==> flow/design.v <==
module pow_5_pipe
(
    input             clock,
    input      [17:0] n,
    output reg [17:0] n_pow_5
);
    reg [17:0] n_1, n_2, n_3;
    reg [17:0] n_pow_2, n_pow_3, n_pow_4;
    always @(posedge clock)
    begin
        n_1 <= n;
        n_2 <= n_1;
        n_3 <= n_2;
        n_pow_2 <= n * n;
        n_pow_3 <= n_pow_2 * n_1;
        n_pow_4 <= n_pow_3 * n_2;
        n_pow_5 <= n_pow_4 * n_3;
    end
endmodule
From RTL to reports: pow_5_pipe
Tool output for the design above, in the order of the flow.
Lines are those of the file above, counted from 1.
Library cell names are shortened.
A cell with -- has no value.
Inputs
  top: pow_5_pipe
  clock input: clock
  cell library: sky130hd
  timing corner: tt_025C_1v80

After elaboration
Yosys after proc, flatten, opt, wreduce and memory -nomap, before mapping. Enables and synchronous resets that opt folds into registers are not counted as muxes. Memory bits, and registers merged into a memory's read port (data or address), are not among the register bits. Print and check cells are not counted. Equal cells are merged and count once.
Cells by class
  $mul: 4
Operators by type and width (number)
  multiplier 18 x 18 -> 18 bit: 4
Word-level totals
  output and inout bits: 18
  bits in registers: 126
  cells after elaboration: 11
  input port bits: 19

Longest topological paths
Longest topological path by Yosys (ltp), each cell counted once; first at word level (registers and memories cut), then after technology mapping (sequential cells cut; the memories' decode and read muxes count).
Logic depth
  depth after elaboration: 1
  ABC_AREA: 0
  mapped depth: 22
  gate-level depth less buffers: 21

Mapped cells and area
Yosys stat after the flow's synthesis: flattened, memories mapped to cells. It holds for the ABC_AREA given above (unset counts as 0); a run with the other value may have another netlist.
Cell types
  fa_1: number 412, area in all 8247.91 µm²
  ha_1: number 218, area in all 2.73E+03 µm²
  dfxtp_1: number 122, area in all 2.44E+03 µm²
  inv_1: number 623, area in all 2.34E+03 µm²
  and2_1: number 284, area in all 1.78E+03 µm²
  xnor2_1: number 125, area in all 1094.8 µm²
  nand2_1: number 286, area in all 1073.53 µm²
  xor2_1: number 31, area in all 271.51 µm²
  clkbuf_1: number 59, area in all 221.462 µm²
  a21oi_1: number 28, area in all 140.134 µm²
  a21o_1: number 17, area in all 127.622 µm²
  nor2_1: number 22, area in all 82.579 µm²
  o21a_1: number 11, area in all 82.579 µm²
  nor2b_1: number 9, area in all 56.304 µm²
  o21ai_0: number 10, area in all 50.048 µm²
  o21ai_1: number 10, area in all 50.048 µm²
  nand2b_1: number 5, area in all 31.28 µm²
  o21bai_1: number 4, area in all 30.029 µm²
Not listed: further types 23, cells in them 40.
Synthesis totals
  flip-flops: 122
  synthesis area: 21147.8 µm²
  sequential part of the area: 2442.3 µm²
  cells in the netlist: 2316
  buffer cells: 63

Path before layout
Source: OpenSTA report_checks on the synthesized netlist (no wires, ideal clock, input and output delay 20% of the period each), path of least setup slack; recovery checks are left aside. Register names are those of the netlist, which keeps one name where synthesis merged equal registers.
Path after synthesis
  path kind: input to register
  from: input n[3]
  to: register n_pow_2[16]
  path slack: 0.447 ns
  data required time: 6.330 ns
  buffers on the path: 1
  arrival time: 5.883 ns
  external input delay: 1.280 ns
  path delay: 4.673 ns
  period: 6.4 ns
  library setup time: 0.070 ns
  driving pins on the path: 18
  time at the first pin: 1.280 ns
  synthesis period reached: 5.953 ns
"path delay" = arrival - input delay + setup time.
"driving pins on the path" counts driving pins, that of a launching flip-flop among them; a cell with two outputs on the path counts twice.
"synthesis period reached" = period - worst setup slack (recovery checks aside). The figure is calculated, with input and output delays left at 20% of the set period.
Between the ends stands the longest chain of elaborated cells between them, by number of cells; it is not shown to be the way that was timed. Of several equally long chains one is given.
Each line given opens the expression or statement behind the cell; cells for indexed reads and writes are added by Yosys, which also makes memories of some case tables.
Between the ends, after synthesis
  cell sequence: clkbuf_1 > and2_1 > inv_1 > fa_1 > fa_1 > inv_1 > fa_1 > fa_1 > fa_1 > inv_1 > fa_1 > inv_1 > ha_1 > or3_1 > o21ai_0 > a21oi_1 > a41oi_1 > a21boi_1
  cells in the longest elaborated chain: 1
  elaborated cells on any way between the ends: 1
  source lines of those cells: 1
  classes of those cells: mul: 1
RTL lines, path after synthesis
  start: declaration: line 4  | input      [17:0] n,
  multiplier 18 x 18 -> 18 bit: line 14  | n_pow_2 <= n * n;
  end: assignment: line 14
  end: declaration: line 8  | reg [17:0] n_pow_2, n_pow_3, n_pow_4;

Path in the finished layout
From the final timing report of run 1: the path of least setup slack in the routed layout; clock arrival at registers is part of the times.
Path post-layout
  path kind: input to register
  from: input n[4]
  to: register n_pow_2[15]
  library setup time: 0.11 ns
  external input delay: 1.58 ns
  data required time: 8.26 ns
  path slack: 1.15 ns
  time at the first pin: 1.58 ns
  period: 7.91 ns
  buffers on the path: 1
  arrival time: 7.12 ns
  driving pins on the path: 17
Between the ends stands the longest chain of elaborated cells between them, by number of cells; it is not shown to be the way that was timed. Of several equally long chains one is given.
Between the ends, post-layout
  cell sequence: clkdlybuf4s50_1 > and2_1 > inv_1 > fa_1 > fa_1 > fa_1 > fa_1 > inv_1 > fa_1 > inv_1 > fa_1 > inv_1 > ha_1 > o21ai_0 > a21oi_1 > nor3_1 > a311o_1
  cells in the longest elaborated chain: 1
  elaborated cells on any way between the ends: 1
  source lines of those cells: 1
  classes of those cells: mul: 1
RTL lines, path post-layout
  start: declaration: line 4  | input      [17:0] n,
  multiplier 18 x 18 -> 18 bit: line 14  | n_pow_2 <= n * n;
  end: assignment: line 14
  end: declaration: line 8  | reg [17:0] n_pow_2, n_pow_3, n_pow_4;

## Implementation results

Settings and measured results of 4 stored flow runs for module pow_5_pipe (sky130hd), not sorted in any way. The constraints put input and output delay at 20% of the set period each and load the outputs with 0.01 pF.
By "achieved clock period (ns)" is meant the clock period of the run minus its worst setup slack. This is arithmetic on one report: input and output delays are still those of the set period (20% each).
"worst setup path time (ns)" is the time allowed to the run's worst setup path (the clock period less input and output delay, where it has them) less its slack. Clock arrival times count: a late capture clock shortens it, a late launch clock lengthens it.

settings of run 1
{
  "ABC_AREA": 0,
  "CELL_PAD_IN_SITES_DETAIL_PLACEMENT": 2,
  "CORE_MARGIN": 4,
  "CORE_UTILIZATION": 21,
  "GPL_ROUTABILITY_DRIVEN": 1,
  "GPL_TIMING_DRIVEN": 1,
  "HOLD_SLACK_MARGIN": 0.18,
  "PLACE_DENSITY_LB_ADDON": 0.29,
  "SLEW_MARGIN": 15,
  "TNS_END_PERCENT": 85,
  "period_ns": 7.91,
  "CAP_MARGIN": 20
}
report of run 1
yosys chip area after synthesis (um^2): 21147.8
finish__design__die__area: 105846.0
finish__design__instance__area__stdcell: 23511.3
finish__timing__setup__ws: 1.146
finish__timing__setup__tns: 0.000
finish__timing__hold__ws: 0.374
achieved clock period (ns): 6.764
worst setup path time (ns): 5.18
worst setup path kind: input to register

settings of run 2
{
  "CELL_PAD_IN_SITES_GLOBAL_PLACEMENT": 3,
  "CORE_ASPECT_RATIO": 1.93,
  "CORE_MARGIN": 8,
  "CTS_CLUSTER_DIAMETER": 288,
  "CTS_CLUSTER_SIZE": 68,
  "GPL_ROUTABILITY_DRIVEN": 1,
  "GPL_TIMING_DRIVEN": 0,
  "PLACE_DENSITY_LB_ADDON": 0.09,
  "SETUP_SLACK_MARGIN": 0.51,
  "SLEW_MARGIN": 5,
  "period_ns": 5.56,
  "CAP_MARGIN": 20,
  "CORE_UTILIZATION": 40
}
report of run 2
yosys chip area after synthesis (um^2): 21147.8
finish__design__die__area: 60883.9
finish__design__instance__area__stdcell: 25044.0
finish__timing__setup__ws: 0.151
finish__timing__setup__tns: 0.000
finish__timing__hold__ws: 0.344
achieved clock period (ns): 5.409
worst setup path time (ns): 4.30
worst setup path kind: input to register

settings of run 3
{
  "CORE_ASPECT_RATIO": 1.03,
  "CORE_UTILIZATION": 50,
  "CTS_CLUSTER_DIAMETER": 128,
  "GPL_TIMING_DRIVEN": 0,
  "HOLD_SLACK_MARGIN": 0.1,
  "PLACE_DENSITY_LB_ADDON": 0.02,
  "TNS_END_PERCENT": 80,
  "period_ns": 11.0,
  "CAP_MARGIN": 20,
  "CORE_MARGIN": 2,
  "SLEW_MARGIN": 20
}
report of run 3
yosys chip area after synthesis (um^2): 21147.8
finish__design__die__area: 43956.5
finish__design__instance__area__stdcell: 22833.1
finish__timing__setup__ws: 3.111
finish__timing__setup__tns: 0.000
finish__timing__hold__ws: 0.349
achieved clock period (ns): 7.889
worst setup path time (ns): 5.69
worst setup path kind: input to register

settings of run 4
{
  "CELL_PAD_IN_SITES_GLOBAL_PLACEMENT": 3,
  "CORE_ASPECT_RATIO": 1.93,
  "CORE_MARGIN": 8,
  "CTS_CLUSTER_DIAMETER": 143,
  "CTS_CLUSTER_SIZE": 68,
  "GPL_ROUTABILITY_DRIVEN": 1,
  "GPL_TIMING_DRIVEN": 0,
  "PLACE_DENSITY_LB_ADDON": 0.09,
  "SETUP_SLACK_MARGIN": 0.51,
  "SLEW_MARGIN": 25,
  "period_ns": 5.56,
  "CAP_MARGIN": 20,
  "CORE_UTILIZATION": 40
}
report of run 4
yosys chip area after synthesis (um^2): 21147.8
finish__design__die__area: 60883.9
finish__design__instance__area__stdcell: 25044.0
finish__timing__setup__ws: 0.151
finish__timing__setup__tns: 0.000
finish__timing__hold__ws: 0.344
achieved clock period (ns): 5.409
worst setup path time (ns): 4.30
worst setup path kind: input to register
